==> flow/design.v <==
module vedic_2x2 (
    input  [1:0] a,
    input  [1:0] b,
    output [3:0] product
);
    wire [3:0] partial;
    wire c1, c2;
    assign partial[0] = a[0] & b[0];
    assign partial[1] = a[1] & b[0];
    assign partial[2] = a[0] & b[1];
    assign partial[3] = a[1] & b[1];
    assign product[0] = partial[0];
    assign {c1, product[1]} = partial[1] + partial[2];
    assign {c2, product[2]} = partial[3] + c1;
    assign product[3] = c2;
endmodule
module vedic_mult #(
    parameter WIDTH = 8
)(
    input  [WIDTH-1:0] a,
    input  [WIDTH-1:0] b,
    output [2*WIDTH-1:0] product
);
    generate
        if (WIDTH == 2) begin : base_case
            vedic_2x2 v2x2 (
                .a(a),
                .b(b),
                .product(product)
            );
        end else begin : recursive_case
            localparam HALF_WIDTH = WIDTH / 2;
            wire [WIDTH-1:0] q0, q1, q2, q3;
            wire [2*WIDTH-1:0] aligned_q0, aligned_q1, aligned_q2, aligned_q3;
            wire [2*WIDTH-1:0] temp1, temp2;
            vedic_mult #(HALF_WIDTH) m0 (
                .a(a[HALF_WIDTH-1:0]),
                .b(b[HALF_WIDTH-1:0]),
                .product(q0)
            );
            vedic_mult #(HALF_WIDTH) m1 (
                .a(a[WIDTH-1:HALF_WIDTH]),
                .b(b[HALF_WIDTH-1:0]),
                .product(q1)
            );
            vedic_mult #(HALF_WIDTH) m2 (
                .a(a[HALF_WIDTH-1:0]),
                .b(b[WIDTH-1:HALF_WIDTH]),
                .product(q2)
            );
            vedic_mult #(HALF_WIDTH) m3 (
                .a(a[WIDTH-1:HALF_WIDTH]),
                .b(b[WIDTH-1:HALF_WIDTH]),
                .product(q3)
            );
            assign aligned_q0 = {{WIDTH{1'b0}}, q0};
            assign aligned_q1 = {{HALF_WIDTH{1'b0}}, q1, {HALF_WIDTH{1'b0}}};
            assign aligned_q2 = {{HALF_WIDTH{1'b0}}, q2, {HALF_WIDTH{1'b0}}};
            assign aligned_q3 = {q3, {WIDTH{1'b0}}};
            assign temp1 = aligned_q0 + aligned_q1;
            assign temp2 = temp1 + aligned_q2;
            assign product = temp2 + aligned_q3;
        end
    endgenerate
endmodule
module sigmoid_activation #(
    parameter WIDTH = 16,
    parameter FRAC_BITS = 11
)(
    input  signed [WIDTH-1:0] x,
    output [WIDTH-1:0] y
);
    localparam signed [WIDTH-1:0] NEG_THRESHOLD = -(4 << FRAC_BITS);
    localparam signed [WIDTH-1:0] POS_THRESHOLD = (4 << FRAC_BITS);
    localparam [WIDTH-1:0] ZERO_VAL = {WIDTH{1'b0}};
    localparam [WIDTH-1:0] HALF_VAL = (1 << (WIDTH-1));
    localparam [WIDTH-1:0] ONE_VAL  = {WIDTH{1'b1}};
    reg [WIDTH-1:0] y_reg;
    always @(*) begin
        if ($signed(x) < NEG_THRESHOLD)
            y_reg = ZERO_VAL;
        else if ($signed(x) > POS_THRESHOLD)
            y_reg = ONE_VAL;
        else
            y_reg = HALF_VAL + {{3{x[WIDTH-1]}}, x[WIDTH-1:3]};
    end
    assign y = y_reg;
endmodule
module mac_unit #(
    parameter DATA_WIDTH = 8,
    parameter ACCUM_WIDTH = 32,
    parameter OUTPUT_WIDTH = 16,
    parameter USE_SQRT_CSLA = 1,
    parameter ENABLE_ACTIVATION = 1,
    parameter FRAC_BITS = 11
)(
    input  clk,
    input  rst_n,
    input  enable,
    input  clear_acc,
    input  [DATA_WIDTH-1:0] input_data,
    input  [DATA_WIDTH-1:0] weight,
    output [OUTPUT_WIDTH-1:0] mac_out,
    output [OUTPUT_WIDTH-1:0] activated_out,
    output valid,
    output overflow
);
    localparam MULT_WIDTH = 2 * DATA_WIDTH;
    wire [MULT_WIDTH-1:0] mult_result;
    reg [ACCUM_WIDTH-1:0] accumulator;
    reg [ACCUM_WIDTH-1:0] next_acc;
    wire [ACCUM_WIDTH:0] acc_sum;
    reg overflow_reg;
    reg valid_reg;
    vedic_mult #(
        .WIDTH(DATA_WIDTH)
    ) multiplier (
        .a(input_data),
        .b(weight),
        .product(mult_result)
    );
    assign acc_sum = {1'b0, accumulator} + {{(ACCUM_WIDTH-MULT_WIDTH+1){1'b0}}, mult_result};
    always @(*) begin
        if (enable) begin
            if (clear_acc) begin
                next_acc = {{(ACCUM_WIDTH-MULT_WIDTH){1'b0}}, mult_result};
            end else begin
                next_acc = acc_sum[ACCUM_WIDTH-1:0];
            end
        end else if (clear_acc) begin
            next_acc = {ACCUM_WIDTH{1'b0}};
        end else begin
            next_acc = accumulator;
        end
    end
    always @(posedge clk or negedge rst_n) begin
        if (!rst_n)
            accumulator <= {ACCUM_WIDTH{1'b0}};
        else
            accumulator <= next_acc;
    end
    always @(posedge clk or negedge rst_n) begin
        if (!rst_n)
            overflow_reg <= 1'b0;
        else if (clear_acc)
            overflow_reg <= 1'b0;
        else if (enable && acc_sum[ACCUM_WIDTH])
            overflow_reg <= 1'b1;
    end
    assign overflow = overflow_reg;
    assign mac_out = accumulator[OUTPUT_WIDTH-1:0];
    generate
        if (ENABLE_ACTIVATION) begin : gen_activation
            sigmoid_activation #(
                .WIDTH(OUTPUT_WIDTH),
                .FRAC_BITS(FRAC_BITS)
            ) activation (
                .x(mac_out),
                .y(activated_out)
            );
        end else begin : no_activation
            assign activated_out = mac_out;
        end
    endgenerate
    always @(posedge clk or negedge rst_n) begin
        if (!rst_n)
            valid_reg <= 1'b0;
        else
            valid_reg <= enable;
    end
    assign valid = valid_reg;
endmodule
module mac_array #(
    parameter NUM_CHANNELS = 4,
    parameter DATA_WIDTH = 8,
    parameter ACCUM_WIDTH = 32,
    parameter OUTPUT_WIDTH = 16
)(
    input  clk,
    input  rst_n,
    input  [NUM_CHANNELS-1:0] enable,
    input  [NUM_CHANNELS-1:0] clear_acc,
    input  [DATA_WIDTH*NUM_CHANNELS-1:0] input_data,
    input  [DATA_WIDTH*NUM_CHANNELS-1:0] weight,
    output [OUTPUT_WIDTH*NUM_CHANNELS-1:0] mac_out,
    output [OUTPUT_WIDTH*NUM_CHANNELS-1:0] activated_out,
    output [NUM_CHANNELS-1:0] valid,
    output [NUM_CHANNELS-1:0] overflow
);
    genvar i;
    generate
        for (i = 0; i < NUM_CHANNELS; i = i + 1) begin : mac_channels
            mac_unit #(
                .DATA_WIDTH(DATA_WIDTH),
                .ACCUM_WIDTH(ACCUM_WIDTH),
                .OUTPUT_WIDTH(OUTPUT_WIDTH)
            ) mac_inst (
                .clk(clk),
                .rst_n(rst_n),
                .enable(enable[i]),
                .clear_acc(clear_acc[i]),
                .input_data(input_data[DATA_WIDTH*(i+1)-1:DATA_WIDTH*i]),
                .weight(weight[DATA_WIDTH*(i+1)-1:DATA_WIDTH*i]),
                .mac_out(mac_out[OUTPUT_WIDTH*(i+1)-1:OUTPUT_WIDTH*i]),
                .activated_out(activated_out[OUTPUT_WIDTH*(i+1)-1:OUTPUT_WIDTH*i]),
                .valid(valid[i]),
                .overflow(overflow[i])
            );
        end
    endgenerate
endmodule
# ---- Reports on mac_array
# What the tools print for mac_array, step after step.
# Lines are those of the file above, counted from 1.
# Operators carry their Yosys type and port widths (W data, S select, Z words).
# A cell with -- has no value.
dict set report setup {
  top {mac_array}
  clock {clk}
  cell_library {sky130hd}
  corner {tt_025C_1v80}
}

# ---- Elaborated design
# Source: Yosys, flattened and elaborated, memories not mapped. Widths are those after wreduce. Registers that Yosys merges into a memory's read port (data or address) are not register bits. Print and check cells do not count. Equal cells are merged and count once.
dict set report classes {
  n_eq 0
  n_cmp 8
  mul 0
  addsub 196
  shifts 0
  mux 28
  reduce_logical 12
  logic 256
  div_mod_pow 0
}
# op count
set op_table {}
lappend op_table {{$mux W32} 12}
lappend op_table {{$add A1 B1 Y2} 128}
lappend op_table {{$and A1 B1 Y1} 256}
lappend op_table {{$add A32 B16 Y33} 4}
lappend op_table {{$add A8 B6 Y8} 16}
lappend op_table {{$add A8 B8 Y8} 16}
lappend op_table {{$mux W16} 8}
lappend op_table {{$add A4 B6 Y7} 16}
lappend op_table {{$add A14 B16 Y16} 4}
lappend op_table {{$lt A16 B14 Y1 const B} 4}
lappend op_table {{$gt A16 B15 Y1 const B} 4}
lappend op_table {{$add A16 B16 Y16 const A} 4}
lappend op_table {{$add A13 B12 Y14} 4}
lappend op_table {{$add A8 B12 Y13} 4}
lappend op_table {{$reduce_bool A2 Y1} 8}
lappend op_table {{$mux W1} 8}
lappend op_table {{$logic_and A1 B1 Y1} 4}
dict set report word_totals {
  out_inout_bits 136
  mem_count 0
  latch_bits 0
  reg_bits 136
  clocked_rd_ports_x_width 0
  romBits 0
  ram_bits 0
  wordCells 512
}

# ---- Depth
# Longest topological path by Yosys (ltp), each cell counted once; first at word level (registers and memories cut), then after technology mapping (sequential cells cut; the memories' decode and read muxes count).
dict set report depth {
  word_depth 13
  ABC_AREA 0
  depth_mapped 31
}

# ---- Netlist
# Yosys stat after the flow's synthesis: flattened, memories mapped to cells. It holds for the ABC_AREA given above (unset counts as 0); a run with the other value may have another netlist.
dict set report mapped {
  cell_count 2526
  flip_flops 136
  yosys_area_um2 21316.7
  seq_area_um2 3403.3
}
# cell count area_total_um2
set by_type {}
lappend by_type {sky130_fd_sc_hd__ha_1 364 4.55E+03}
lappend by_type {sky130_fd_sc_hd__dfrtp_1 136 3.4E+03}
lappend by_type {sky130_fd_sc_hd__fa_1 104 2.08E+03}
lappend by_type {sky130_fd_sc_hd__and2_1 260 1626.56}
lappend by_type {sky130_fd_sc_hd__inv_1 266 998.458}
lappend by_type {sky130_fd_sc_hd__xor2_1 101 884.598}
lappend by_type {sky130_fd_sc_hd__nand2_1 217 814.531}
lappend by_type {sky130_fd_sc_hd__xnor2_1 93 814.531}
lappend by_type {sky130_fd_sc_hd__a21oi_1 149 745.715}
lappend by_type {sky130_fd_sc_hd__buf_4 80 600.576}
lappend by_type {sky130_fd_sc_hd__a21o_1 75 563.04}
lappend by_type {sky130_fd_sc_hd__o21ai_0 94 470.451}
lappend by_type {sky130_fd_sc_hd__nor2_1 111 416.65}
lappend by_type {sky130_fd_sc_hd__mux2i_1 37 370.355}
lappend by_type {sky130_fd_sc_hd__nor2b_1 35 218.96}
lappend by_type {sky130_fd_sc_hd__o21a_1 28 210.202}
lappend by_type {sky130_fd_sc_hd__nand3_1 38 190.182}
lappend by_type {sky130_fd_sc_hd__and3_1 24 150.144}
# Other cell types: 49; their cells: 314.
# By module: a second synthesis without flattening, with its own total; a netlist apart from the flattened one above.
dict set report unflattened {
  cells_unflattened 2320
  area_unflattened_um2 20184.4
}
# Each row is one instance without its submodules.
# module seq_area_um2 n_inst n_cells mod_area_um2
set modules {}
lappend modules {mac_unit 850.8 4 284 2504.9}
lappend modules {{vedic_mult (WIDTH=4)} 0.0 16 27 249.0}
lappend modules {vedic_2x2 0.0 64 6 50.0}
lappend modules {{vedic_mult (WIDTH=8)} 0.0 4 66 564.3}
lappend modules {sigmoid_activation 0.0 4 26 180.2}
lappend modules {{vedic_mult (WIDTH=2)} 0.0 64 0 0.0}
lappend modules {mac_array 0.0 1 0 0.0}

# ---- Worst setup path after synthesis
# Source: OpenSTA report_checks on the synthesized netlist (no wires, ideal clock, input and output delay 20% of the period each), path of least setup slack; recovery checks are left aside. Register names are those of the netlist, which keeps one name where synthesis merged equal registers.
dict set report synth_timing {
  kind {input -> register}
  startpoint {input port input_data[17]}
  endpoint {register mac_channels[2].mac_inst.accumulator[28]}
  delay_ps 6620
  setup_slack_ps 180
  setup_time_ps 78
  stages 27
  input_delay_ps 1700
  required_ps 8422
  period_ps 8500
  t_arrival_ps 8242
  path_buffers 1
  period_less_setup_slack_ps 8320
}
# "delay_ps" is the arrival time less input delay plus setup time.
# "stages" counts driving pins, that of a launching flip-flop among them; a cell with two outputs on the path counts twice.
# "period_less_setup_slack_ps" = period - worst setup slack (recovery checks aside). The figure is calculated, with input and output delays left at 20% of the set period.
# The rows between start and end are the longest chain of elaborated cells between them; the timing report does not say that the signal goes this way. Where chains are equally long, one stands for them.
# Each line given opens the expression or statement behind the cell; cells for indexed reads and writes are added by Yosys, which also makes memories of some case tables.
dict set report synth_via {
  cell_sequence {sky130_fd_sc_hd__and2_1 -> sky130_fd_sc_hd__ha_1 -> sky130_fd_sc_hd__ha_1 -> sky130_fd_sc_hd__ha_1 -> sky130_fd_sc_hd__fa_1 -> sky130_fd_sc_hd__xor2_1 -> sky130_fd_sc_hd__fa_1 -> sky130_fd_sc_hd__fa_1 -> sky130_fd_sc_hd__a21o_1 -> sky130_fd_sc_hd__a21oi_1 -> sky130_fd_sc_hd__xor2_1 -> sky130_fd_sc_hd__fa_1 -> sky130_fd_sc_hd__inv_1 -> sky130_fd_sc_hd__ha_1 -> sky130_fd_sc_hd__nand3_1 -> sky130_fd_sc_hd__nor2_1 -> sky130_fd_sc_hd__a2111oi_0 -> sky130_fd_sc_hd__o21ai_0 -> sky130_fd_sc_hd__xor2_1 -> sky130_fd_sc_hd__ha_1 -> sky130_fd_sc_hd__clkbuf_1 -> sky130_fd_sc_hd__nand2_1 -> sky130_fd_sc_hd__nor4_1 -> sky130_fd_sc_hd__o21a_1 -> sky130_fd_sc_hd__nor3_1 -> sky130_fd_sc_hd__or4_1 -> sky130_fd_sc_hd__a21oi_1}
  elab_chain_cells 12
}
# element line
set synth_lines {}
lappend synth_lines {{start, declared} 183} ;# input  [DATA_WIDTH*NUM_CHANNELS-1:0] input_data,
lappend synth_lines {{$and A1 B1 Y1} 9} ;# assign partial[1] = a[1] & b[0];
lappend synth_lines {{$add A1 B1 Y2} 13}
lappend synth_lines {{$add A1 B1 Y2} 14}
lappend synth_lines {{$add A4 B6 Y7} 60} ;# assign temp1 = aligned_q0 + aligned_q1;
lappend synth_lines {{$add A8 B6 Y8} 61} ;# assign temp2 = temp1 + aligned_q2;
lappend synth_lines {{$add A8 B8 Y8} 62}
lappend synth_lines {{$add A8 B12 Y13} 60}
lappend synth_lines {{$add A13 B12 Y14} 61}
lappend synth_lines {{$add A14 B16 Y16} 62}
lappend synth_lines {{$add A32 B16 Y33} 122} ;# assign acc_sum = {1'b0, accumulator} + {{(ACCUM_WIDTH-MULT_WIDTH+1){1'b0}}, mult_result};
lappend synth_lines {{$mux W32} 125} ;# if (clear_acc) begin
lappend synth_lines {{$mux W32} 124} ;# if (enable) begin
lappend synth_lines {{end, assigned} 138} ;# accumulator <= {ACCUM_WIDTH{1'b0}};
lappend synth_lines {{end, assigned} 140} ;# accumulator <= next_acc;
lappend synth_lines {{end, declared} 110} ;# reg [ACCUM_WIDTH-1:0] accumulator;

# ---- Timing after layout
# Path of least setup slack in the final report of stored run 1 (OpenROAD, finished layout, wires in). Where an end is a register, its clock arrival counts in the times.
# The report prints the path's times to 10 ps; the period is as set.
dict set report layout_timing {
  kind {input -> register}
  startpoint {input port input_data[16]}
  endpoint {register mac_channels[2].mac_inst.accumulator[22]}
  t_arrival_ps 8770
  path_buffers 2
  input_delay_ps 2120
  setup_time_ps 110
  required_ps 10930
  setup_slack_ps 2160
  period_ps 10600
  stages 28
}
# The rows between start and end are the longest chain of elaborated cells between them; the timing report does not say that the signal goes this way. Where chains are equally long, one stands for them.
dict set report layout_via {
  cell_sequence {sky130_fd_sc_hd__clkbuf_4 -> sky130_fd_sc_hd__and2_1 -> sky130_fd_sc_hd__ha_1 -> sky130_fd_sc_hd__ha_1 -> sky130_fd_sc_hd__ha_4 -> sky130_fd_sc_hd__fa_2 -> sky130_fd_sc_hd__ha_1 -> sky130_fd_sc_hd__ha_1 -> sky130_fd_sc_hd__fa_2 -> sky130_fd_sc_hd__a21o_1 -> sky130_fd_sc_hd__a21oi_2 -> sky130_fd_sc_hd__xor2_2 -> sky130_fd_sc_hd__fa_1 -> sky130_fd_sc_hd__inv_2 -> sky130_fd_sc_hd__ha_4 -> sky130_fd_sc_hd__nor2b_1 -> sky130_fd_sc_hd__o31a_1 -> sky130_fd_sc_hd__or4_4 -> sky130_fd_sc_hd__a31oi_4 -> sky130_fd_sc_hd__buf_4 -> sky130_fd_sc_hd__xnor2_4 -> sky130_fd_sc_hd__ha_4 -> sky130_fd_sc_hd__nand2_1 -> sky130_fd_sc_hd__nor4_2 -> sky130_fd_sc_hd__o21a_2 -> sky130_fd_sc_hd__nor2_1 -> sky130_fd_sc_hd__o31ai_1 -> sky130_fd_sc_hd__mux2_2}
  elab_chain_cells 12
}
# element line
set layout_lines {}
lappend layout_lines {{start, declared} 183} ;# input  [DATA_WIDTH*NUM_CHANNELS-1:0] input_data,
lappend layout_lines {{$and A1 B1 Y1} 10} ;# assign partial[2] = a[0] & b[1];
lappend layout_lines {{$add A1 B1 Y2} 13}
lappend layout_lines {{$add A1 B1 Y2} 14}
lappend layout_lines {{$add A4 B6 Y7} 60} ;# assign temp1 = aligned_q0 + aligned_q1;
lappend layout_lines {{$add A8 B6 Y8} 61} ;# assign temp2 = temp1 + aligned_q2;
lappend layout_lines {{$add A8 B8 Y8} 62}
lappend layout_lines {{$add A8 B12 Y13} 60}
lappend layout_lines {{$add A13 B12 Y14} 61}
lappend layout_lines {{$add A14 B16 Y16} 62}
lappend layout_lines {{$add A32 B16 Y33} 122} ;# assign acc_sum = {1'b0, accumulator} + {{(ACCUM_WIDTH-MULT_WIDTH+1){1'b0}}, mult_result};
lappend layout_lines {{$mux W32} 125} ;# if (clear_acc) begin
lappend layout_lines {{$mux W32} 124} ;# if (enable) begin
lappend layout_lines {{end, assigned} 138} ;# accumulator <= {ACCUM_WIDTH{1'b0}};
lappend layout_lines {{end, assigned} 140} ;# accumulator <= next_acc;
lappend layout_lines {{end, declared} 110} ;# reg [ACCUM_WIDTH-1:0] accumulator;

Subject: mac_array on sky130hd, stored results

Hello all,

Stored flow runs of mac_array (4 of them; Yosys, OpenROAD, sky130hd). They differ in their settings and are not a sequence. Constraints: input delay and output delay 20% of the set period each, output load 0.01 pF.
"achieved_clock_period_ps" is the run's clock period less its worst setup slack. It is reckoned from that one timing run; input and output delays stay at 20% of the period that was set.
"worst_path_ps" is the time allowed to the run's worst setup path (the clock period less input and output delay, where it has them) less its slack. Clock arrival times count: a late capture clock shortens it, a late launch clock lengthens it.
"fin_power_uw" rests on the timing tool's default activity at the inputs, not on a simulated workload.
"worst_path_ps" is known to 10 ps.

# stored run 1
==> flow/run.sh <==
#!/bin/bash
# the make line also repeats the synthesis and layout settings of config.mk as NAME=value (left out here)
make -C /OpenROAD-flow-scripts/flow DESIGN_CONFIG=/design/flow/config.mk WORK_HOME=/design/flow/orfs CLKGATE_MAP_FILE= finish
==> flow/config.mk <==
export PLATFORM = sky130hd
export DESIGN_NAME = mac_array
export DESIGN_NICKNAME = mac_array
export VERILOG_FILES = /design/flow/design.v
export SDC_FILE = /design/flow/constraint.sdc
export NUM_CORES = 4
export LEC_CHECK = 0
export CAP_MARGIN = 15
export CELL_PAD_IN_SITES_DETAIL_PLACEMENT = 1
export CELL_PAD_IN_SITES_GLOBAL_PLACEMENT = 1
export CORE_ASPECT_RATIO = 0.71
export CORE_MARGIN = 4
export CORE_UTILIZATION = 40
export CTS_CLUSTER_DIAMETER = 292
export CTS_CLUSTER_SIZE = 96
export GPL_ROUTABILITY_DRIVEN = 1
export GPL_TIMING_DRIVEN = 0
export HOLD_SLACK_MARGIN = 0.01
export MAX_ROUTING_LAYER = met4
export SETUP_SLACK_MARGIN = 2.04
export SLEW_MARGIN = 20
export TNS_END_PERCENT = 10
==> flow/constraint.sdc <==
create_clock -name core_clock -period 10.6 [get_ports {clk}]
set_input_delay 2.1200 -clock core_clock [delete_from_list [all_inputs] [get_ports {clk}]]
set_output_delay 2.1200 -clock core_clock [all_outputs]
set_load 0.01 [all_outputs]

==> stored run 1: results <==
die_area_um2=57103.2
fin_power_uw=7155
yosys_chip_area_um2=21316.7
fin_tns_ps=0
achieved_clock_period_ps=8441
timing.hold.ws_ps=498
worst_path_ps=6320
timing.worst_path_kind="input -> register"
timing.setup.ws_ps=2159
final_cell_area_um2=25854.8
final_util_pct=49.6

# stored run 2
==> flow/run.sh <==
#!/bin/bash
# the make line also repeats the synthesis and layout settings of config.mk as NAME=value (left out here)
make -C /OpenROAD-flow-scripts/flow DESIGN_CONFIG=/design/flow/config.mk WORK_HOME=/design/flow/orfs CLKGATE_MAP_FILE= finish
==> flow/config.mk <==
export PLATFORM = sky130hd
export DESIGN_NAME = mac_array
export DESIGN_NICKNAME = mac_array
export VERILOG_FILES = /design/flow/design.v
export SDC_FILE = /design/flow/constraint.sdc
export NUM_CORES = 4
export LEC_CHECK = 0
export CAP_MARGIN = 25
export CELL_PAD_IN_SITES_DETAIL_PLACEMENT = 1
export CORE_ASPECT_RATIO = 1.03
export CORE_MARGIN = 8
export CORE_UTILIZATION = 50
export CTS_CLUSTER_DIAMETER = 83
export CTS_CLUSTER_SIZE = 47
export GPL_ROUTABILITY_DRIVEN = 0
export GPL_TIMING_DRIVEN = 0
export HOLD_SLACK_MARGIN = 0.25
export MIN_ROUTING_LAYER = met1
export PLACE_DENSITY_LB_ADDON = 0.02
export SETUP_SLACK_MARGIN = 0.36
export SLEW_MARGIN = 20
export TNS_END_PERCENT = 90
==> flow/constraint.sdc <==
create_clock -name core_clock -period 8.5 [get_ports {clk}]
set_input_delay 1.7000 -clock core_clock [delete_from_list [all_inputs] [get_ports {clk}]]
set_output_delay 1.7000 -clock core_clock [all_outputs]
set_load 0.01 [all_outputs]

==> stored run 2: results <==
die_area_um2=49496.9
fin_power_uw=9260
yosys_chip_area_um2=21316.7
fin_tns_ps=0
achieved_clock_period_ps=8017
timing.hold.ws_ps=504
worst_path_ps=6320
timing.worst_path_kind="input -> register"
timing.setup.ws_ps=483
final_cell_area_um2=25888.6
final_util_pct=61.7

# stored run 3
==> flow/run.sh <==
#!/bin/bash
# the make line also repeats the synthesis and layout settings of config.mk as NAME=value (left out here)
make -C /OpenROAD-flow-scripts/flow DESIGN_CONFIG=/design/flow/config.mk WORK_HOME=/design/flow/orfs CLKGATE_MAP_FILE= finish
==> flow/config.mk <==
export PLATFORM = sky130hd
export DESIGN_NAME = mac_array
export DESIGN_NICKNAME = mac_array
export VERILOG_FILES = /design/flow/design.v
export SDC_FILE = /design/flow/constraint.sdc
export NUM_CORES = 4
export LEC_CHECK = 0
export ABC_AREA = 0
export CAP_MARGIN = 20
export CELL_PAD_IN_SITES_DETAIL_PLACEMENT = 0
export CORE_ASPECT_RATIO = 0.94
export CORE_MARGIN = 2
export CORE_UTILIZATION = 30
export GPL_ROUTABILITY_DRIVEN = 1
export GPL_TIMING_DRIVEN = 0
export MAX_ROUTING_LAYER = met4
export PLACE_DENSITY_LB_ADDON = 0.18
export SLEW_MARGIN = 15
export TNS_END_PERCENT = 60
==> flow/constraint.sdc <==
create_clock -name core_clock -period 8.07 [get_ports {clk}]
set_input_delay 1.6140 -clock core_clock [delete_from_list [all_inputs] [get_ports {clk}]]
set_output_delay 1.6140 -clock core_clock [all_outputs]
set_load 0.01 [all_outputs]

==> stored run 3: results <==
die_area_um2=73205.0
fin_power_uw=9116
yosys_chip_area_um2=21316.7
fin_tns_ps=0
achieved_clock_period_ps=7808
timing.hold.ws_ps=514
worst_path_ps=6190
timing.worst_path_kind="input -> register"
timing.setup.ws_ps=262
final_cell_area_um2=25977.4
final_util_pct=37.0

# stored run 4
==> flow/run.sh <==
#!/bin/bash
# the make line also repeats the synthesis and layout settings of config.mk as NAME=value (left out here)
make -C /OpenROAD-flow-scripts/flow DESIGN_CONFIG=/design/flow/config.mk WORK_HOME=/design/flow/orfs CLKGATE_MAP_FILE= finish
==> flow/config.mk <==
export PLATFORM = sky130hd
export DESIGN_NAME = mac_array
export DESIGN_NICKNAME = mac_array
export VERILOG_FILES = /design/flow/design.v
export SDC_FILE = /design/flow/constraint.sdc
export NUM_CORES = 4
export LEC_CHECK = 0
export CAP_MARGIN = 20
export CORE_MARGIN = 2
export CORE_UTILIZATION = 40
export SLEW_MARGIN = 20
==> flow/constraint.sdc <==
create_clock -name core_clock -period 7.01 [get_ports {clk}]
set_input_delay 1.4020 -clock core_clock [delete_from_list [all_inputs] [get_ports {clk}]]
set_output_delay 1.4020 -clock core_clock [all_outputs]
set_load 0.01 [all_outputs]

==> stored run 4: results <==
die_area_um2=55154.5
fin_power_uw=14455
yosys_chip_area_um2=21316.7
fin_tns_ps=-5625
achieved_clock_period_ps=7292
timing.hold.ws_ps=509
worst_path_ps=5890
timing.worst_path_kind="input -> register"
timing.setup.ws_ps=-282
final_cell_area_um2=30491.7
final_util_pct=57.9

Thanks
